==> flow/design.v <==
`timescale 1ns / 1ps
module mat_mul #
	(
        parameter integer DIM_LOG = 2,     
        parameter integer DIM = 2**DIM_LOG,
        parameter integer SIZE = DIM*DIM,
        parameter integer SIZE_LOG = 2*DIM_LOG,
        parameter integer DATA_WIDTH = 32
    )
    (
		input wire  s00_axi_aclk,
		input wire  s00_axi_aresetn,
		output wire  s00_axis_tready,
		input wire [DATA_WIDTH-1 : 0] s00_axis_tdata,
		input wire  s00_axis_tlast,
        input wire  s00_axis_tvalid,
		output wire  m00_axis_tvalid,
        output wire [DATA_WIDTH-1 : 0] m00_axis_tdata,
        output wire [(DATA_WIDTH/8)-1 : 0] m00_axis_tstrb,
        output wire  m00_axis_tlast,
        input wire  m00_axis_tready,
        input wire sel, 
        input wire start
    );
	reg busy;               
	reg item_done;          
	reg matrix_done;        
	reg start_transfer;     
	reg transfer;           
	reg last_transfer;      
	reg mac_enable;         
    reg [DATA_WIDTH-1 : 0] mem_A [0 : SIZE-1];  
    reg [DATA_WIDTH-1 : 0] mem_B [0 : SIZE-1];  
    reg [DATA_WIDTH-1 : 0] mem_R [0 : SIZE-1];  
    reg [DATA_WIDTH-1 : 0] mat_A;    
    reg [DATA_WIDTH-1 : 0] mat_B;    
    reg [DATA_WIDTH-1 : 0] mat_R;    
    reg [SIZE_LOG-1 : 0] addr_stream_in;     
    reg [SIZE_LOG-1 : 0] addr_stream_out;    
    wire [SIZE_LOG-1 : 0] addr_A;    
    wire [SIZE_LOG-1 : 0] addr_B;    
    reg [SIZE_LOG-1 : 0] addr_R;     
    reg [DIM_LOG-1 : 0] row_cnt;     
    reg [DIM_LOG-1 : 0] col_cnt;     
    reg [DIM_LOG-1 : 0] tmp_cnt;     
    wire [DATA_WIDTH-1 : 0] mad;     
    reg [DATA_WIDTH-1 : 0] mac;      
    assign s00_axis_tready = !busy  && s00_axis_tvalid ;  
    always @ (posedge s00_axi_aclk) begin
        if (!s00_axi_aresetn || s00_axis_tlast)
            addr_stream_in <= 0;
        else if (s00_axis_tready)  
            addr_stream_in <= addr_stream_in+1 ;  
    end
    always @ (posedge s00_axi_aclk) begin 
        if (s00_axis_tvalid && !sel && s00_axis_tready)  
            mem_A [addr_stream_in] <= s00_axis_tdata;
        if (busy)  
            mat_A <= mem_A [addr_A];
    end
    always @ (posedge s00_axi_aclk) begin
        if (s00_axis_tvalid && sel && s00_axis_tready)  
            mem_B [addr_stream_in] <= s00_axis_tdata;
        if (busy)  
            mat_B <= mem_B [addr_B];
    end
    assign m00_axis_tstrb = 4'hf;    
    assign m00_axis_tdata = mat_R;   
    assign m00_axis_tlast = last_transfer;   
    assign m00_axis_tvalid =  transfer; 
    always @ (posedge s00_axi_aclk) begin
        if (!s00_axi_aresetn || matrix_done)  
            addr_stream_out <= 0;
        else if ((m00_axis_tready && transfer  || start_transfer  ))  
            addr_stream_out <=   addr_stream_out + 1;  
    end
    always @ (posedge s00_axi_aclk) begin
        if (!s00_axi_aresetn)
            start_transfer <= 0;
        else
            start_transfer <= matrix_done; 
    end
    always @ (posedge s00_axi_aclk) begin
        if (!s00_axi_aresetn || (m00_axis_tlast && m00_axis_tvalid && m00_axis_tready))  
            transfer <= 0;
        else if (start_transfer)  
            transfer <= 1; 
    end
    always @ (posedge s00_axi_aclk) begin
        if (!s00_axi_aresetn)
            last_transfer <= 0;
        else if (m00_axis_tready && transfer || start_transfer)
            last_transfer <= (addr_stream_out == SIZE-1); 
    end
    always @ (posedge s00_axi_aclk) begin
        if (item_done)  
            mem_R [addr_R] <= mad ;  
        if (m00_axis_tready && transfer || start_transfer)  
            mat_R <= mem_R [addr_stream_out];
    end
    always @ (posedge s00_axi_aclk) begin
        if (!s00_axi_aresetn || matrix_done ) 
            busy <= 0;
        else if (start )  
            busy <= 1'b1;
    end
    always @ (posedge s00_axi_aclk) begin
        if (!s00_axi_aresetn)
            item_done <= 0;
        else
            item_done <= (tmp_cnt==DIM-1 && busy) ;  
    end
    always @ (posedge s00_axi_aclk) begin
        if (!s00_axi_aresetn)
            matrix_done <= 0;
        else
            matrix_done <= (row_cnt == DIM-1) && (col_cnt == DIM-1) && (tmp_cnt==DIM-1) ;  
    end
    always @ (posedge s00_axi_aclk) begin
        if (!s00_axi_aresetn || start || tmp_cnt == DIM)  
            tmp_cnt <= 0;
        else if (busy && !matrix_done)  
            tmp_cnt <= tmp_cnt + 1;
    end
    always @ (posedge s00_axi_aclk) begin
        if (!s00_axi_aresetn || start || col_cnt==DIM)  
            col_cnt <= 0;
        else if (busy && tmp_cnt==DIM-1)  
            col_cnt <= col_cnt + 1;
    end
    always @ (posedge s00_axi_aclk) begin
        if (!s00_axi_aresetn || start || row_cnt==DIM)  
            row_cnt <= 0;
        else if (busy && col_cnt == DIM-1 && tmp_cnt==DIM-1)  
            row_cnt <= row_cnt + 1;
    end
    assign addr_A = row_cnt * (DIM) + tmp_cnt;  
    assign addr_B = tmp_cnt * (DIM) + col_cnt;
    always @ (posedge s00_axi_aclk) begin
        if (!s00_axi_aresetn || start)
            addr_R <= 0;
        else if (busy && item_done)  
            addr_R <= addr_R + 1 ;  
    end
    assign mad = mat_A * mat_B + mac;
    always @ (posedge s00_axi_aclk) begin
       if (!s00_axi_aresetn || tmp_cnt==0 )  
           mac <= 0;
       else if (mac_enable)
           mac <= mad ;  
    end
    always @ (posedge s00_axi_aclk) begin
       if (!s00_axi_aresetn)
           mac_enable <= 0;
       else if (busy)
           mac_enable <= 1;  
    end
endmodule
# == Step by step through the tools: mat_mul ==
# Tool output for the design above, in the order of the flow.
# Line numbers count from 1 in the design file above.
# Not given: n/a
# inputs
top,mat_mul
clk_port,s00_axi_aclk
cell_library,sky130hd
lib_corner,tt_025C_1v80

# == Word level ==
# Yosys after proc, flatten, opt, wreduce and memory -nomap, before mapping. Enables and synchronous resets that opt folds into registers are not counted as muxes. Memory bits, and registers merged into a memory's read port (data or address), are not among the register bits. Print and check cells are not counted. Equal cells are merged and count once.
# Yosys's memory passes give these memory sizes; they may raise the number of words (mostly to a power of two), join words into wider ones and drop unused or constant bits.
# bits
register_bits,57
latch_bits,0
mem_bits_rw,1536
romBits,0
clocked_rd_ports_x_width,96
n_memories,3
input_bits,39
output_inout_bits,39
wordCells,66
# op_classes
n_addsub,9
multipliers,1
n_div,0
compare,0
equal,4
n_shift,0
n_mux,9
logic,0
reduce_logical,26
# memory_table
memory,words,width,read_ports,write_ports,line,rtl
mem_A,16,32,1,1,32,reg [DATA_WIDTH-1 : 0] mem_A [0 : SIZE-1];
mem_B,16,32,1,1,33,reg [DATA_WIDTH-1 : 0] mem_B [0 : SIZE-1];
mem_R,16,32,1,1,34,reg [DATA_WIDTH-1 : 0] mem_R [0 : SIZE-1];
# op_table
operator,n
multiplier 32 x 32 -> 32 bit,1
two-way mux 32 bit,3
adder 32 bit,1
logical AND 1 bit,15
adder 4 x 1 -> 4 bit with constant B,3
two-way mux 4 bit,3
adder 4 x 2 -> 4 bit,2
logical OR 1 bit,6
adder 2 x 1 -> 2 bit with constant B,3
== test 2 bit with constant B,3
logical NOT 1 bit,4
== test 4 bit with constant B,1
two-way mux 1 bit,3
logical NOT 2 bit,1

# == Depth ==
# Yosys ltp: most cells in a row. Word level: on the elaborated netlist, between registers, memories and ports. Mapped: between sequential cells and ports; inverters and the memories' decode and read muxes count.
# logic_depth
word_depth,4
ABC_AREA,1
mapped_depth,34
ltp_nobuf,32

# == After synthesis ==
# Source: synth_stat.txt of the flow (Yosys; design flattened, memories mapped). It holds for the ABC_AREA given above (unset counts as 0); a run with the other value may have another netlist.
# Totals and module areas in this step are rounded.
# types
cell,n
sky130_fd_sc_hd__edfxtp_1,1632
sky130_fd_sc_hd__fa_1,438
sky130_fd_sc_hd__inv_1,912
sky130_fd_sc_hd__nand2_1,840
sky130_fd_sc_hd__nor2_1,758
sky130_fd_sc_hd__o21ai_0,552
sky130_fd_sc_hd__o221ai_1,293
sky130_fd_sc_hd__mux2i_1,188
sky130_fd_sc_hd__ha_1,137
sky130_fd_sc_hd__dfxtp_1,57
sky130_fd_sc_hd__clkbuf_1,290
sky130_fd_sc_hd__nand3_1,168
sky130_fd_sc_hd__o211ai_1,93
sky130_fd_sc_hd__o32ai_1,68
sky130_fd_sc_hd__buf_2,69
sky130_fd_sc_hd__a21oi_1,58
sky130_fd_sc_hd__xor2_1,24
sky130_fd_sc_hd__buf_4,22
# Not listed: further types 30, cells in them 165.
# mapped
stdcells,6764
area_um2,82500
seq_area_um2,50100
flip_flops,1689
buf_cells,418

# == Path before layout ==
# Source: OpenSTA report_checks on the synthesized netlist (no wires, ideal clock, input and output delay 20% of the period each), path of least setup slack; recovery checks are left aside. Register names are those of the netlist, which keeps one name where synthesis merged equal registers.
# synth_path
path_kind,register to register
start,reg mat_B[3]
end,mem mem_R[0][27]
period_ns,10.0
setup_ns,0.294
t_arrival_ns,6.736
required_time_ns,9.706
path_slack_ns,2.970
path_delay_ns,7.030
path_stages,26
n_path_buf,2
synth_period_reached_ns,7.03
# "path_delay_ns" = arrival - input delay + setup time.
# "path_stages" counts driving pins, that of a launching flip-flop among them; a cell with two outputs on the path counts twice.
# "synth_period_reached_ns" = period - worst setup slack (recovery checks aside). The figure is calculated, with input and output delays left at 20% of the set period.
# Between the ends stands the longest chain of elaborated cells between them, by number of cells; it is not shown to be the way that was timed. Of several equally long chains one is given.
# A line is the first line of the expression or statement that the cell stems from. Yosys adds cells for indexed reads and writes and turns some case tables into memories.
# synth_via
path_cell_list,sky130_fd_sc_hd__edfxtp_1 -> sky130_fd_sc_hd__clkbuf_1 -> sky130_fd_sc_hd__buf_1 -> sky130_fd_sc_hd__nand2_1 -> sky130_fd_sc_hd__inv_1 -> sky130_fd_sc_hd__fa_1 -> sky130_fd_sc_hd__fa_1 -> sky130_fd_sc_hd__fa_1 -> sky130_fd_sc_hd__inv_1 -> sky130_fd_sc_hd__fa_1 -> sky130_fd_sc_hd__inv_1 -> sky130_fd_sc_hd__fa_1 -> sky130_fd_sc_hd__inv_1 -> sky130_fd_sc_hd__fa_1 -> sky130_fd_sc_hd__inv_1 -> sky130_fd_sc_hd__fa_1 -> sky130_fd_sc_hd__inv_1 -> sky130_fd_sc_hd__fa_1 -> sky130_fd_sc_hd__inv_1 -> sky130_fd_sc_hd__ha_1 -> sky130_fd_sc_hd__a21oi_1 -> sky130_fd_sc_hd__o21ai_0 -> sky130_fd_sc_hd__a31oi_1 -> sky130_fd_sc_hd__nand3_1 -> sky130_fd_sc_hd__a21oi_1 -> sky130_fd_sc_hd__xor2_1
elab_chain_cells,3
cone_cells,3
cone_lines,2
cone_classes,1 x add/sub; 1 x mul; 1 x mux
# synth_lines
element,line,rtl
"start, declared",36,reg [DATA_WIDTH-1 : 0] mat_B;
multiplier 32 x 32 -> 32 bit,145,assign mad = mat_A * mat_B + mac;
adder 32 bit,145,
two-way mux 32 bit,96,if (item_done)
"end, declared",34,reg [DATA_WIDTH-1 : 0] mem_R [0 : SIZE-1];

# == Path in the finished layout ==
# From the final timing report of entry A: the path of least setup slack in the routed layout; clock arrival at registers is part of the times.
# layout_path
path_kind,register to register
start,reg mat_B[11]
end,mem mem_R[6][20]
period_ns,5.31
setup_ns,0.24
t_arrival_ns,7.59
required_time_ns,5.92
path_slack_ns,-1.66
path_stages,29
n_path_buf,6
# Between the ends stands the longest chain of elaborated cells between them, by number of cells; it is not shown to be the way that was timed. Of several equally long chains one is given.
# layout_via
path_cell_list,sky130_fd_sc_hd__edfxtp_1 -> sky130_fd_sc_hd__buf_6 -> sky130_fd_sc_hd__clkbuf_16 -> sky130_fd_sc_hd__nand2_1 -> sky130_fd_sc_hd__inv_1 -> sky130_fd_sc_hd__fa_2 -> sky130_fd_sc_hd__inv_1 -> sky130_fd_sc_hd__fa_2 -> sky130_fd_sc_hd__inv_2 -> sky130_fd_sc_hd__fa_1 -> sky130_fd_sc_hd__inv_1 -> sky130_fd_sc_hd__fa_1 -> sky130_fd_sc_hd__inv_2 -> sky130_fd_sc_hd__fa_1 -> sky130_fd_sc_hd__ha_1 -> sky130_fd_sc_hd__fa_1 -> sky130_fd_sc_hd__inv_1 -> sky130_fd_sc_hd__fa_1 -> sky130_fd_sc_hd__inv_2 -> sky130_fd_sc_hd__ha_4 -> sky130_fd_sc_hd__buf_6 -> sky130_fd_sc_hd__nand2_4 -> sky130_fd_sc_hd__nor4_4 -> sky130_fd_sc_hd__nand4_1 -> sky130_fd_sc_hd__nand3_2 -> sky130_fd_sc_hd__buf_6 -> sky130_fd_sc_hd__xor2_4 -> sky130_fd_sc_hd__buf_12 -> sky130_fd_sc_hd__clkbuf_16
elab_chain_cells,3
cone_cells,3
cone_lines,2
cone_classes,1 x add/sub; 1 x mul; 1 x mux
# layout_lines
element,line,rtl
"start, declared",36,reg [DATA_WIDTH-1 : 0] mat_B;
multiplier 32 x 32 -> 32 bit,145,assign mad = mat_A * mat_B + mac;
adder 32 bit,145,
two-way mux 32 bit,96,if (item_done)
"end, declared",34,reg [DATA_WIDTH-1 : 0] mem_R [0 : SIZE-1];

Appendix: measured runs

Settings and measured results of 4 stored flow runs for module mat_mul (sky130hd), not sorted in any way. The constraints put input and output delay at 20% of the set period each and load the outputs with 0.01 pF.
"period_reached_ns": clock period set for the run, less the worst setup slack. It is reckoned from that one timing run; input and output delays stay at 20% of the period that was set.
Results are given in rounded form.

Entry A, flow files:
==> flow/run.sh <==
#!/bin/bash
# the make line also repeats the synthesis and layout settings of config.mk as NAME=value (left out here)
make -C /OpenROAD-flow-scripts/flow DESIGN_CONFIG=/design/flow/config.mk WORK_HOME=/design/flow/orfs CLKGATE_MAP_FILE= finish
==> flow/config.mk <==
export PLATFORM = sky130hd
export DESIGN_NAME = mat_mul
export DESIGN_NICKNAME = mat_mul
export VERILOG_FILES = /design/flow/design.v
export SDC_FILE = /design/flow/constraint.sdc
export NUM_CORES = 4
export LEC_CHECK = 0
export ABC_AREA = 1
export CAP_MARGIN = 20
export CELL_PAD_IN_SITES_DETAIL_PLACEMENT = 0
export CELL_PAD_IN_SITES_GLOBAL_PLACEMENT = 2
export CORE_ASPECT_RATIO = 0.57
export CORE_MARGIN = 9
export CORE_UTILIZATION = 25
export CTS_CLUSTER_SIZE = 31
export GPL_ROUTABILITY_DRIVEN = 1
export MAX_ROUTING_LAYER = met5
export MIN_ROUTING_LAYER = met1
export SETUP_SLACK_MARGIN = -0.4
export SLEW_MARGIN = 20
export TNS_END_PERCENT = 95
==> flow/constraint.sdc <==
create_clock -name core_clock -period 5.31 [get_ports {s00_axi_aclk}]
set_input_delay 1.0620 -clock core_clock [delete_from_list [all_inputs] [get_ports {s00_axi_aclk}]]
set_output_delay 1.0620 -clock core_clock [all_outputs]
set_load 0.01 [all_outputs]

==> results of entry A, as CSV <==
result,value
finish.stdcell_area_um2,98800
finish.utilization_frac,0.302
setup_tns_ns,-501
yosys.chip_area_um2,82500
dieArea_um2,352000
period_reached_ns,6.973
timing.hold.ws_ns,0.472
worstSetupSlack_ns,-1.66

Entry B, flow files:
==> flow/run.sh <==
#!/bin/bash
# the make line also repeats the synthesis and layout settings of config.mk as NAME=value (left out here)
make -C /OpenROAD-flow-scripts/flow DESIGN_CONFIG=/design/flow/config.mk WORK_HOME=/design/flow/orfs CLKGATE_MAP_FILE= finish
==> flow/config.mk <==
export PLATFORM = sky130hd
export DESIGN_NAME = mat_mul
export DESIGN_NICKNAME = mat_mul
export VERILOG_FILES = /design/flow/design.v
export SDC_FILE = /design/flow/constraint.sdc
export NUM_CORES = 4
export LEC_CHECK = 0
export CAP_MARGIN = 25
export CELL_PAD_IN_SITES_DETAIL_PLACEMENT = 1
export CORE_ASPECT_RATIO = 1.49
export CORE_MARGIN = 5
export CORE_UTILIZATION = 64
export CTS_CLUSTER_SIZE = 84
export MAX_ROUTING_LAYER = met5
export PLACE_DENSITY_LB_ADDON = 0.1
export SETUP_SLACK_MARGIN = 1.8
export SLEW_MARGIN = 15
==> flow/constraint.sdc <==
create_clock -name core_clock -period 13.2 [get_ports {s00_axi_aclk}]
set_input_delay 2.6400 -clock core_clock [delete_from_list [all_inputs] [get_ports {s00_axi_aclk}]]
set_output_delay 2.6400 -clock core_clock [all_outputs]
set_load 0.01 [all_outputs]

==> results of entry B, as CSV <==
result,value
finish.stdcell_area_um2,88000
finish.utilization_frac,0.71
setup_tns_ns,0.000
yosys.chip_area_um2,79500
dieArea_um2,132000
period_reached_ns,9.071
timing.hold.ws_ns,0.523
worstSetupSlack_ns,4.13

Entry C, flow files:
==> flow/run.sh <==
#!/bin/bash
# the make line also repeats the synthesis and layout settings of config.mk as NAME=value (left out here)
make -C /OpenROAD-flow-scripts/flow DESIGN_CONFIG=/design/flow/config.mk WORK_HOME=/design/flow/orfs CLKGATE_MAP_FILE= finish
==> flow/config.mk <==
export PLATFORM = sky130hd
export DESIGN_NAME = mat_mul
export DESIGN_NICKNAME = mat_mul
export VERILOG_FILES = /design/flow/design.v
export SDC_FILE = /design/flow/constraint.sdc
export NUM_CORES = 4
export LEC_CHECK = 0
export ABC_AREA = 1
export CAP_MARGIN = 5
export CELL_PAD_IN_SITES_DETAIL_PLACEMENT = 0
export CELL_PAD_IN_SITES_GLOBAL_PLACEMENT = 0
export CORE_ASPECT_RATIO = 0.57
export CORE_MARGIN = 9
export CORE_UTILIZATION = 25
export CTS_CLUSTER_SIZE = 31
export GPL_ROUTABILITY_DRIVEN = 1
export MAX_ROUTING_LAYER = met5
export MIN_ROUTING_LAYER = met1
export SETUP_SLACK_MARGIN = -0.4
export SLEW_MARGIN = 20
export TNS_END_PERCENT = 95
==> flow/constraint.sdc <==
create_clock -name core_clock -period 6.35 [get_ports {s00_axi_aclk}]
set_input_delay 1.2700 -clock core_clock [delete_from_list [all_inputs] [get_ports {s00_axi_aclk}]]
set_output_delay 1.2700 -clock core_clock [all_outputs]
set_load 0.01 [all_outputs]

==> results of entry C, as CSV <==
result,value
finish.stdcell_area_um2,98100
finish.utilization_frac,0.3
setup_tns_ns,-147
yosys.chip_area_um2,82500
dieArea_um2,352000
period_reached_ns,6.982
timing.hold.ws_ns,0.496
worstSetupSlack_ns,-0.632

Entry D, flow files:
==> flow/run.sh <==
#!/bin/bash
# the make line also repeats the synthesis and layout settings of config.mk as NAME=value (left out here)
make -C /OpenROAD-flow-scripts/flow DESIGN_CONFIG=/design/flow/config.mk WORK_HOME=/design/flow/orfs CLKGATE_MAP_FILE= finish
==> flow/config.mk <==
export PLATFORM = sky130hd
export DESIGN_NAME = mat_mul
export DESIGN_NICKNAME = mat_mul
export VERILOG_FILES = /design/flow/design.v
export SDC_FILE = /design/flow/constraint.sdc
export NUM_CORES = 4
export LEC_CHECK = 0
export CAP_MARGIN = 20
export CORE_MARGIN = 2
export CORE_UTILIZATION = 40
export PLACE_DENSITY = 0.6
export SLEW_MARGIN = 20
==> flow/constraint.sdc <==
create_clock -name core_clock -period 6.12 [get_ports {s00_axi_aclk}]
set_input_delay 1.2240 -clock core_clock [delete_from_list [all_inputs] [get_ports {s00_axi_aclk}]]
set_output_delay 1.2240 -clock core_clock [all_outputs]
set_load 0.01 [all_outputs]

==> results of entry D, as CSV <==
result,value
finish.stdcell_area_um2,92900
finish.utilization_frac,0.471
setup_tns_ns,-249
yosys.chip_area_um2,79500
dieArea_um2,202000
period_reached_ns,7.248
timing.hold.ws_ns,0.459
worstSetupSlack_ns,-1.13
